==> flow/design.v <==
`timescale 1ns/1ns
module Controller(input clk, rst, start, compare, flag, output InitYin, InitW1, InitW2, InitB, InitFlag, InitAlpha, LdX1, LdX2, LdT, Select2, LdYin, LdFlag, LdAlphaT, LdW1, LdW2, LdB,ReadEn,Ready, output [1:0] Select1, Sel1, Sel2);
	reg initYin, initW1, initW2, initB, initFlag, initAlpha, ldX1, ldX2, ldT, select2, ldYin, ldFlag, ldAlphaT, ldW1, ldW2, ldB;
	reg [1:0] select1, sel1, sel2;
	reg [3:0] ns, ps;
	reg ldCnt, cntDown;
	reg readEn, ready;
	wire co;
	reg [7:0] Cout;
	always@(ps, start, co, compare, flag)begin
		ns = 4'b0;
		case(ps)
			4'b0000: begin
				ns = (start)? 4'b0001 : 4'b0000;
			  end
			4'b0001: begin
				ns = 4'b0010;
				end
			4'b0010: begin
				ns = 4'b0011;
				end
			4'b0011: begin
				ns = 4'b0100;
				end
			4'b0100: begin
				ns = 4'b0101;
				end
			4'b0101: begin
				ns = compare ? 4'b0110 : 4'b1010;
				end
			4'b0110: begin
				ns = 4'b0111;
				end
			4'b0111: begin
				ns = 4'b1000;
				end
			4'b1000: begin
				ns = 4'b1001;
				end
			4'b1001: begin
				ns = 4'b1010;
				end
			4'b1010: begin
				ns = (co == 0) ? 4'b0010 : 
				     (flag == 1) ? 4'b1011 : 
				     (flag == 0) ? 4'b0000 : 4'b1010;
				end
			4'b1011: begin
			  ns = 4'b0010;
			  end
			default: ns = 4'b0000;
		endcase
	end
	always@(ps)begin
		{initYin, initW1, initW2, initB, initFlag, ldCnt, initAlpha, ldX1, ldX2, ldT, cntDown, select2, ldYin, ldFlag, ldAlphaT, ldW1, ldW2, ldB} = 18'b0;
		readEn = 1'b0;
		ready = 1'b0;
		select1 = 2'b0;
		sel1 = 2'b0;
		sel2 = 2'b0;
		case(ps)
			4'b0000: begin
				ready = 1;
			  end
			4'b0001: begin
				initW1 = 1;
				initW2 = 1;
				initB = 1;
				initYin = 1;
				ldCnt = 1;
				initAlpha = 1;
				end
			4'b0010: begin
				ldX1 = 1;
				ldX2 = 1;
				ldT = 1;
				cntDown = 1;
				readEn = 1;
				end
			4'b0011: begin
				sel1 = 2'b00;
				sel2 = 2'b01;
				select1 = 2'b01;
				select2 = 1;
				ldYin = 1;
				end
			4'b0100: begin
				sel1 = 2'b01;
				sel2 = 2'b10;
				select1 = 2'b00;
				select2 = 1;
				ldYin = 1;
				end
			4'b0101: begin
				end
			4'b0110: begin
				sel1 = 2'b10;
				sel2 = 2'b0;
				ldAlphaT = 1;
				ldFlag = 1;
				end
			4'b0111: begin
				sel1 = 2'b11;
				sel2 = 2'b01;
				select2 = 1;
				select1 = 2'b10;
				ldW1 = 1;
				end
			4'b1000: begin
				sel1 = 2'b11;
				sel2 = 2'b10;
				select2 = 1;
				select1 = 2'b11;
				ldW2 = 1;
				end
			4'b1001: begin
				select2 = 0;
				select1 = 2'b01;
				ldB = 1;
				end
			4'b1010: begin
				end
			4'b1011: begin
			  ldCnt = 1;
			  initFlag = 1;
			  end
		endcase
	end
	always@(posedge clk,posedge rst)begin
		if(rst) ps <= 4'b0000;
		else ps <= ns;
	end
	always@(posedge clk, posedge rst)begin
	  if(rst)
	    Cout = 8'b11001000;
	  else begin
	    if(ldCnt) Cout <= 8'b11001000;
	    else if(cntDown) Cout <= Cout - 1;
	  end
  end
  assign co = ~|{Cout};
  assign InitYin = initYin;
  assign InitW1 = initW1;
  assign InitW2 = initW2;
  assign InitB = initB;
  assign InitFlag = initFlag;
  assign LdCnt = ldCnt;
  assign InitAlpha = initAlpha;
  assign LdX1 = ldX1;
  assign LdX2 = ldX2;
  assign LdT = ldT;
  assign CntDown = cntDown;
  assign Select1 = select1;
  assign Select2 = select2;
  assign LdYin = ldYin;
  assign LdFlag = ldFlag;
  assign LdAlphaT = ldAlphaT;
  assign LdW1 = ldW1;
  assign LdW2 = ldW2;
  assign LdB = ldB;
  assign Sel1 = sel1;
  assign Sel2 = sel2;
  assign ReadEn = readEn;
  assign Ready = ready;
endmodule
`timescale 1ns/1ns
module FlagReg(input clk,rst,loadData,initVal, output out);
  reg outData;
  assign out = outData;
  always@(posedge clk, posedge rst)begin
    if(rst) outData <= 1'b0;
    else
    begin
      if(initVal) outData <= 1'b0;
      else
    begin
    if (loadData) outData <= 1'b1;
    else outData <= outData;
    end
  end
  end
endmodule
`timescale 1ns/1ns
module Reg2bit(input clk,rst,loadData,initVal, input [1:0] inData, output[1:0] out);
  reg [1:0] outData;
  assign out = outData;
  always@(posedge clk, posedge rst)begin
    if(rst) outData <= 2'b0;
    else
    begin
      if(initVal) outData <= 2'b0;
      else
    begin
    if (loadData) outData <= inData;
    else outData <= outData;
    end
  end
  end
endmodule
`timescale 1ns/1ns
module Reg3bit(input clk,rst,loadData,initVal, input [2:0] inData, output[2:0] out);
  reg [2:0] outData;
  assign out = outData;
  always@(posedge clk, posedge rst)begin
    if(rst) outData <= 3'b0;
    else
    begin
      if(initVal) outData <= 3'b0;
      else
    begin
    if (loadData) outData <= inData;
    else outData <= outData;
    end
  end
  end
endmodule
`timescale 1ns/1ns
module Reg7bit(input clk,rst,loadData,initVal, input [6:0] inData, output[6:0] out);
  reg [6:0] outData;
  assign out = outData;
  always@(posedge clk, posedge rst)begin
    if(rst) outData <= 7'b0;
    else
    begin
      if(initVal) outData <= 7'b0;
      else
    begin
    if (loadData) outData <= inData;
    else outData <= outData;
    end
  end
  end
endmodule
`timescale 1ns/1ns
module Reg14bit(input clk,rst,loadData,initVal, input [13:0] inData, output[13:0] out);
  reg [13:0] outData;
  assign out = outData;
  always@(posedge clk, posedge rst)begin
    if(rst) outData <= 14'b0;
    else
    begin
      if(initVal) outData <= 14'b0;
      else
    begin
    if (loadData) outData <= inData;
    else outData <= outData;
    end
  end
  end
endmodule
`timescale 1ns/1ns
module Mux2to1(input select, input [13:0]in1,in2, output [13:0]MuxOut);
  assign MuxOut = ~select ? in1 : in2;
endmodule
`timescale 1ns/1ns
module Mux4to1(input [1:0]select, input [13:0]in1,in2,in3,in4, output [13:0]MuxOut);
  assign MuxOut = select==2'b00 ? in1 :
          select==2'b01 ? in2 :
          select==2'b10 ? in3 :
          select==2'b11 ? in4 : 14'bz;
endmodule
`timescale 1ns/1ns
module adder( input [13:0] op1, op2, output [13:0] result );
  assign result = op1 + op2;
endmodule
`timescale 1ns/1ns
module multiplier( input [13:0] op1, op2, output [13:0] result );
  wire [27:0] w;
  wire signed [13:0] operand1,operand2;
  assign operand1 = op1;
  assign operand2 = op2;
  assign w = operand1 * operand2;
  assign result = w[21:8];
endmodule
`timescale 1ns/1ns
module DataPath(input clk,rst, input [6:0] x1Data,x2Data, input [1:0] tData, input InitYin, InitW1, InitW2, InitB, InitFlag, InitAlpha, LdX1, LdX2, LdT, Select2, LdYin, LdFlag, LdAlphaT, LdW1, LdW2, LdB, input [1:0]  Select1, Sel1, Sel2, output compare, flag, output[1:0] signYin, output[13:0] w1,w2,b,Yin);
  wire [6:0] x1,x2;
  wire [1:0] t;
  wire [2:0] alpha,alphaT;
  wire [13:0] AddOut,MultOut,MultOp1,MultOp2,AddOp1,AddOp2;
  wire [13:0] castedT,castedAlphaT,castedAlpha,castedX1,castedX2;
  assign castedT = t[1] ? {4'b1111, t, 8'b0}: {4'b0, t, 8'b0};
  assign castedAlphaT = alphaT[2] ? {5'b11111, alphaT, 6'b0}: {5'b0, alphaT, 6'b0};
  assign castedAlpha = alpha[2] ? {5'b11111, alpha, 6'b0}: {5'b0, alpha, 6'b0};
  assign castedX1 = x1[6] ? {3'b111, x1, 4'b0}: {3'b0, x1, 4'b0};
  assign castedX2 = x2[6] ? {3'b111, x2, 4'b0}: {3'b0, x2, 4'b0};
  FlagReg FLAG(clk,rst,LdFlag,InitFlag, flag);
  Reg2bit T(clk,rst,LdT,1'b0,tData,t);
  Reg3bit ALPHA(clk,rst,InitAlpha,1'b0,3'b011, alpha);
  Reg3bit ALPHAT(clk,rst,LdAlphaT,1'b0,MultOut[8:6], alphaT);
  Reg7bit X1(clk,rst,LdX1,1'b0,x1Data, x1);
  Reg7bit X2(clk,rst,LdX2,1'b0,x2Data, x2);
  Reg14bit W1(clk,rst,LdW1,InitW1,AddOut, w1);
  Reg14bit W2(clk,rst,LdW2,InitW2,AddOut, w2);
  Reg14bit B (clk,rst,LdB,InitB,AddOut, b);
  Reg14bit YIN (clk,rst,LdYin,InitYin,AddOut, Yin);
  Mux4to1 MULTOP1(Sel1,w1,w2,castedT,castedAlphaT, MultOp1);
  Mux4to1 MULTOP2(Sel2,castedAlpha,castedX1,castedX2,14'b0, MultOp2);
  Mux4to1 ADDOP1(Select1,Yin,b,w1,w2, AddOp1);
  Mux2to1 ADDOP2(Select2,castedAlphaT,MultOut, AddOp2);
  multiplier MULTIPLIER(MultOp1,MultOp2, MultOut);
  adder ADDER(AddOp1,AddOp2, AddOut);
  assign compare = (Yin == 14'b0) ? 1 : (Yin[13] ^ t[1]);
  assign signYin = Yin[13] ? 2'b11 : 2'b01;  
endmodule
`timescale 1ns/1ns
module LearningMachine(input clk,rst, start, input [6:0] x1Data,x2Data, input [1:0] tData, output[1:0] signYin, output[13:0] w1,w2,b,Yin,output ReadEn, Ready);
  wire [1:0]Select1, Sel1, Sel2;
  wire  flag, InitYin, InitW1, InitW2, InitB, InitFlag, InitAlpha, LdX1, LdX2, LdT, Select2, LdYin, LdFlag, LdAlphaT, LdW1, LdW2, LdB;
  Controller controller(clk, rst, start, compare, flag, InitYin, InitW1, InitW2, InitB, InitFlag, InitAlpha, LdX1, LdX2, LdT, Select2, LdYin, LdFlag, LdAlphaT, LdW1, LdW2, LdB, ReadEn, Ready, Select1, Sel1, Sel2);
  DataPath datapath(clk,rst, x1Data,x2Data, tData, InitYin, InitW1, InitW2, InitB, InitFlag, InitAlpha, LdX1, LdX2, LdT, Select2, LdYin, LdFlag, LdAlphaT, LdW1, LdW2, LdB, Select1, Sel1, Sel2, compare, flag, signYin, w1,w2,b,Yin);
endmodule
# --- Reports on LearningMachine ---
# What the tools print for LearningMachine, step after step.
# Line numbers count from 1 in the design file above.
# Cell names lack the library's common part.
design:
  top_module: "LearningMachine"
  clock: "clk"
  cell_library: "sky130hd"
  pvt_corner: "tt_025C_1v80"

# --- After elaboration ---
# Source: Yosys, flattened and elaborated, memories not mapped. Widths are those after wreduce. Registers that Yosys merges into a memory's read port (data or address) are not register bits. Print and check cells do not count. Equal cells are merged and count once.
# Yosys's memory passes give these memory sizes; they may raise the number of words (mostly to a power of two), join words into wider ones and drop unused or constant bits.
bits:
  ff_bits: 89
  romBits: 416
  mem_count: 1
  in_bits: 19
  word_cells: 86
mem_list:
  columns: ["memory", "words", "word_bits", "rd", "wr", "line_no", "text"]
  rows:
  - ["(no name shown)", 16, 26, 1, 0, 61, "case(ps)"]
classes:
  addsub: 2
  n_mul: 1
  equal: 20
  muxes: 36
  n_logic: 1
  n_reduce_logical: 13
op_table:
  columns: ["cell", "count"]
  rows:
  - ["14-bit two-way mux", 25]
  - ["14-bit by 14-bit multiplier with 22-bit output", 1]
  - ["4-bit parallel mux with 11-bit select", 1]
  - ["4-bit by 3-bit == test with 1-bit output (second input constant)", 4]
  - ["4-bit == test (second input constant)", 4]
  - ["8-bit two-way mux", 2]
  - ["14-bit adder", 1]
  - ["14-bit logical NOT", 1]
  - ["2-bit == test (second input constant)", 6]
  - ["2-bit nonzero test", 6]
  - ["4-bit two-way mux", 3]
  - ["4-bit by 2-bit == test with 1-bit output (second input constant)", 2]
  - ["8-bit by 1-bit subtractor with 8-bit output (second input constant)", 1]
  - ["8-bit OR reduction", 1]
  - ["2-bit by 1-bit == test with 1-bit output (second input constant)", 3]
  - ["2-bit logical NOT", 3]
  - ["4-bit by 1-bit == test with 1-bit output (second input constant)", 1]
  - ["4-bit logical NOT", 1]
  - ["1-bit two-way mux", 4]
  - ["2-bit OR reduction", 1]
  - ["2-bit two-way mux", 1]
  - ["1-bit bitwise XOR", 1]

# --- Longest topological paths ---
# Depth = most cells in a row (Yosys ltp): at word level without a register or memory, in the mapped netlist without a sequential cell, where the memories' decode and read muxes count.
depth:
  word_depth: 10
  ABC_AREA: 0
  depth_mapped: 38
  depth_no_buf: 35

# --- Mapped cells and area ---
# Yosys stat after the flow's synthesis: flattened, memories mapped to cells. It holds for the ABC_AREA given above (unset counts as 0); a run with the other value may have another netlist.
synth_totals:
  cell_count: 976
  area_um2: 8951.1
  seq_area_um2: 2230.9
  ffs: 89
  n_buf: 38
types:
  columns: ["cell", "count", "type_area_um2"]
  rows:
  - ["dfrtp_1", 86, 2.15E+03]
  - ["fa_1", 84, 1.68E+03]
  - ["ha_1", 76, 950.912]
  - ["nand2_1", 195, 731.952]
  - ["inv_1", 96, 360.346]
  - ["mux4_2", 14, 315.302]
  - ["o21ai_0", 57, 285.274]
  - ["xnor2_1", 32, 280.269]
  - ["nor2_1", 66, 247.738]
  - ["a21oi_1", 42, 210.202]
  - ["xor2_1", 14, 122.618]
  - ["a22o_1", 13, 113.859]
  - ["a21o_1", 14, 105.101]
  - ["clkbuf_1", 28, 105.101]
  - ["dfstp_2", 3, 78.826]
  - ["and2_1", 12, 75.072]
  - ["nand2b_1", 10, 62.56]
  - ["nor2b_1", 10, 62.56]
# Other cell types: 52; their cells: 124.
# The figures by module come from a second, unflattened synthesis with its own total; it is not the netlist above.
unflattened:
  cells_unflattened: 1247
  hier_area_um2: 12326.8
# Each row is one instance without its submodules.
modules:
  columns: ["mod", "instances", "n_cells", "mod_area_um2", "seq_area_um2"]
  rows:
  - ["multiplier", 1, 692, 6052.1, 0.0]
  - ["Reg14bit", 4, 46, 581.8, 350.3]
  - ["Mux4to1", 3, 17, 366.6, 0.0]
  - ["Controller", 1, 109, 927.1, 304.0]
  - ["adder", 1, 110, 749.5, 0.0]
  - ["Reg7bit", 2, 23, 286.5, 175.2]
  - ["Reg3bit", 2, 10, 120.1, 75.1]
  - ["Mux2to1", 1, 15, 168.9, 0.0]
  - ["Reg2bit", 1, 7, 81.3, 50.0]
  - ["DataPath", 1, 10, 68.8, 0.0]
  - ["FlagReg", 1, 3, 38.8, 25.0]
  - ["LearningMachine", 1, 0, 0.0, 0.0]

# --- Timing after synthesis ---
# OpenSTA on the mapped netlist: ideal clock, no wires. The path of least setup slack (recovery checks aside). Input and output delay are each 20% of the period. Register names are those of the netlist, which keeps one name where synthesis merged equal registers.
synth_path:
  kind: "register to register"
  from: "register controller.ps[1]"
  to: "register datapath.YIN.outData[13]"
  tclk_ns: 12.0
  setup_ns: 0.068
  t_first_pin_ns: 0.000
  arrival_ns: 7.996
  required_time_ns: 11.932
  path_slack_ns: 3.936
  delay_ns: 8.064
  stages: 34
  synth_period_reached_ns: 8.064
# "delay_ns" = arrival - input delay + setup time.
# "stages" counts driving pins, that of a launching flip-flop among them; a cell with two outputs on the path counts twice.
# "synth_period_reached_ns" is the clock period less the worst setup slack; recovery checks do not enter. This is arithmetic on one report: input and output delays are still those of the set period (20% each).
# The rows between start and end are the longest chain of elaborated cells between them; the timing report does not say that the signal goes this way. Where chains are equally long, one stands for them.
# Each line given opens the expression or statement behind the cell; cells for indexed reads and writes are added by Yosys, which also makes memories of some case tables.
# A memory read counts as a cell of the chain, while the word-level depth stops at memories.
# At most two assigning lines are given for a register; there are more.
synth_between:
  cell_sequence: "dfrtp_1 > inv_1 > ha_1 > and2b_1 > o21a_1 > buf_2 > buf_1 > a22o_1 > nand2_1 > fa_1 > inv_1 > fa_1 > inv_1 > fa_1 > inv_1 > fa_1 > fa_1 > ha_1 > ha_1 > o21a_1 > o31a_1 > o21a_1 > nor2_1 > xnor2_1 > mux2_2 > ha_1 > a21o_1 > a221o_1 > nand4_1 > nand4b_1 > a21oi_1 > xor2_1 > xor2_1 > a32o_1"
  elab_chain_cells: 11
  cone_cells: 31
  lines_between: 10
synth_rtl:
  columns: ["element", "line_no", "text"]
  rows:
  - ["start, declared", 5, "reg [3:0] ns, ps;"]
  - ["start, assigned", 130, "if(rst) ps <= 4'b0000;"]
  - ["start, assigned", 131, "else ps <= ns;"]
  - ["memory read 16 x 26 bit", 61, "case(ps)"]
  - ["2-bit == test", 260, "select==2'b11 ? in4 : 14'bz;"]
  - ["14-bit two-way mux", 260, null]
  - ["14-bit two-way mux", 259, "select==2'b10 ? in3 :"]
  - ["14-bit two-way mux", 258, "select==2'b01 ? in2 :"]
  - ["14-bit two-way mux", 257, "assign MuxOut = select==2'b00 ? in1 :"]
  - ["14-bit by 14-bit multiplier with 22-bit output", 272, "assign w = operand1 * operand2;"]
  - ["14-bit two-way mux", 253, "assign MuxOut = ~select ? in1 : in2;"]
  - ["14-bit adder", 264, "assign result = op1 + op2;"]
  - ["14-bit two-way mux", 245, "if (loadData) outData <= inData;"]
  - ["14-bit two-way mux", 242, "if(initVal) outData <= 14'b0;"]
  - ["end, assigned", 245, null]
  - ["end, assigned", 246, "else outData <= outData;"]
  - ["end, declared", 236, "reg [13:0] outData;"]

# --- Worst path after layout ---
# From the final timing report of flow run 1: the path of least setup slack in the routed layout; clock arrival at registers is part of the times.
layout_path:
  kind: "register to register"
  from: "register controller.ps[1]"
  to: "register datapath.YIN.outData[13]"
  tclk_ns: 9.33
  setup_ns: 0.06
  t_first_pin_ns: 0.35
  arrival_ns: 8.98
  required_time_ns: 9.62
  path_slack_ns: 0.64
  stages: 36
# The rows between start and end are the longest chain of elaborated cells between them; the timing report does not say that the signal goes this way. Where chains are equally long, one stands for them.
# A memory read counts as a cell of the chain, while the word-level depth stops at memories.
# At most two assigning lines are given for a register; there are more.
layout_between:
  cell_sequence: "dfrtp_1 > inv_1 > ha_1 > and2b_1 > o21a_2 > a22o_1 > nand2_1 > fa_1 > inv_1 > ha_1 > ha_1 > inv_1 > fa_1 > inv_1 > fa_1 > ha_1 > fa_1 > a21oi_1 > nor2_1 > nor2_1 > o21bai_1 > a21oi_1 > o21bai_1 > a21oi_1 > xnor2_1 > o21ai_0 > nand2_1 > ha_1 > and3_1 > a221o_1 > nand4_1 > nand4b_1 > a21oi_1 > xor2_1 > xor2_1 > a32o_1"
  elab_chain_cells: 11
  cone_cells: 31
  lines_between: 10
layout_rtl:
  columns: ["element", "line_no", "text"]
  rows:
  - ["start, declared", 5, "reg [3:0] ns, ps;"]
  - ["start, assigned", 130, "if(rst) ps <= 4'b0000;"]
  - ["start, assigned", 131, "else ps <= ns;"]
  - ["memory read 16 x 26 bit", 61, "case(ps)"]
  - ["2-bit == test", 260, "select==2'b11 ? in4 : 14'bz;"]
  - ["14-bit two-way mux", 260, null]
  - ["14-bit two-way mux", 259, "select==2'b10 ? in3 :"]
  - ["14-bit two-way mux", 258, "select==2'b01 ? in2 :"]
  - ["14-bit two-way mux", 257, "assign MuxOut = select==2'b00 ? in1 :"]
  - ["14-bit by 14-bit multiplier with 22-bit output", 272, "assign w = operand1 * operand2;"]
  - ["14-bit two-way mux", 253, "assign MuxOut = ~select ? in1 : in2;"]
  - ["14-bit adder", 264, "assign result = op1 + op2;"]
  - ["14-bit two-way mux", 245, "if (loadData) outData <= inData;"]
  - ["14-bit two-way mux", 242, "if(initVal) outData <= 14'b0;"]
  - ["end, assigned", 245, null]
  - ["end, assigned", 246, "else outData <= outData;"]
  - ["end, declared", 236, "reg [13:0] outData;"]

==> runs of LearningMachine <==
Stored flow runs of LearningMachine (3 of them; Yosys, OpenROAD, sky130hd). They differ in their settings and are not a sequence. Constraints: input delay and output delay 20% of the set period each, output load 0.01 pF.
"worst_setup_path_time_ns": the worst setup path's part of the clock period (all of it between registers, 20% less for each end at a port) less its slack. A launch clock that arrives late makes it longer, a capture clock that arrives late makes it shorter.
By "power_total_uw" is meant OpenSTA's value without simulated activity: inputs other than the clock are taken to toggle once in ten clock periods, and the tool carries that through the logic.

--- flow run 1 ---
==> flow/run.sh <==
#!/bin/bash
# the make line also repeats the synthesis and layout settings of config.mk as NAME=value (left out here)
make -C /OpenROAD-flow-scripts/flow DESIGN_CONFIG=/design/flow/config.mk WORK_HOME=/design/flow/orfs CLKGATE_MAP_FILE= finish
==> flow/config.mk <==
export PLATFORM = sky130hd
export DESIGN_NAME = LearningMachine
export DESIGN_NICKNAME = LearningMachine
export VERILOG_FILES = /design/flow/design.v
export SDC_FILE = /design/flow/constraint.sdc
export NUM_CORES = 4
export LEC_CHECK = 0
export CAP_MARGIN = 20
export CORE_MARGIN = 2
export CORE_UTILIZATION = 39
export SLEW_MARGIN = 20
==> flow/constraint.sdc <==
create_clock -name core_clock -period 9.33 [get_ports {clk}]
set_input_delay 1.8660 -clock core_clock [delete_from_list [all_inputs] [get_ports {clk}]]
set_output_delay 1.8660 -clock core_clock [all_outputs]
set_load 0.01 [all_outputs]

==> results, as YAML <==
results:
  worst_setup_path_time_ns: 8.69
  worst_path_kind: "register to register"
  hold_worst_slack_ns: 0.482
  worst_setup_slack_ns: 0.641
  setup_tns_ns: 0.000
  ys_area_um2: 8951.1
  power_total_uw: 4053
  die_um2: 24178.7
  final_util_pct: 45.8

--- flow run 2 ---
==> flow/run.sh <==
#!/bin/bash
# the make line also repeats the synthesis and layout settings of config.mk as NAME=value (left out here)
make -C /OpenROAD-flow-scripts/flow DESIGN_CONFIG=/design/flow/config.mk WORK_HOME=/design/flow/orfs CLKGATE_MAP_FILE= finish
==> flow/config.mk <==
export PLATFORM = sky130hd
export DESIGN_NAME = LearningMachine
export DESIGN_NICKNAME = LearningMachine
export VERILOG_FILES = /design/flow/design.v
export SDC_FILE = /design/flow/constraint.sdc
export NUM_CORES = 4
export LEC_CHECK = 0
export CAP_MARGIN = 20
export CORE_MARGIN = 2
export CORE_UTILIZATION = 40
export SLEW_MARGIN = 20
==> flow/constraint.sdc <==
create_clock -name core_clock -period 12.0 [get_ports {clk}]
set_input_delay 2.4000 -clock core_clock [delete_from_list [all_inputs] [get_ports {clk}]]
set_output_delay 2.4000 -clock core_clock [all_outputs]
set_load 0.01 [all_outputs]

==> results, as YAML <==
results:
  worst_setup_path_time_ns: 9.14
  worst_path_kind: "register to register"
  hold_worst_slack_ns: 0.484
  worst_setup_slack_ns: 2.859
  setup_tns_ns: 0.000
  ys_area_um2: 8951.1
  power_total_uw: 3145
  die_um2: 23589.9
  final_util_pct: 46.9

--- flow run 3 ---
==> flow/run.sh <==
#!/bin/bash
# the make line also repeats the synthesis and layout settings of config.mk as NAME=value (left out here)
make -C /OpenROAD-flow-scripts/flow DESIGN_CONFIG=/design/flow/config.mk WORK_HOME=/design/flow/orfs CLKGATE_MAP_FILE= finish
==> flow/config.mk <==
export PLATFORM = sky130hd
export DESIGN_NAME = LearningMachine
export DESIGN_NICKNAME = LearningMachine
export VERILOG_FILES = /design/flow/design.v
export SDC_FILE = /design/flow/constraint.sdc
export NUM_CORES = 4
export LEC_CHECK = 0
export CAP_MARGIN = 5
export CELL_PAD_IN_SITES_GLOBAL_PLACEMENT = 1
export CORE_ASPECT_RATIO = 0.56
export CORE_MARGIN = 6
export CORE_UTILIZATION = 55
export CTS_CLUSTER_DIAMETER = 34
export GPL_ROUTABILITY_DRIVEN = 1
export GPL_TIMING_DRIVEN = 0
export HOLD_SLACK_MARGIN = 0.16
export MAX_ROUTING_LAYER = met4
export MIN_ROUTING_LAYER = met2
export PLACE_DENSITY_LB_ADDON = 0.25
export SETUP_SLACK_MARGIN = 2.22
export SLEW_MARGIN = 20
export TNS_END_PERCENT = 55
==> flow/constraint.sdc <==
create_clock -name core_clock -period 14.7 [get_ports {clk}]
set_input_delay 2.9400 -clock core_clock [delete_from_list [all_inputs] [get_ports {clk}]]
set_output_delay 2.9400 -clock core_clock [all_outputs]
set_load 0.01 [all_outputs]

==> results, as YAML <==
results:
  worst_setup_path_time_ns: 9.99
  worst_path_kind: "register to register"
  hold_worst_slack_ns: 0.487
  worst_setup_slack_ns: 4.708
  setup_tns_ns: 0.000
  ys_area_um2: 8951.1
  power_total_uw: 2736
  die_um2: 19609.7
  final_util_pct: 66.1
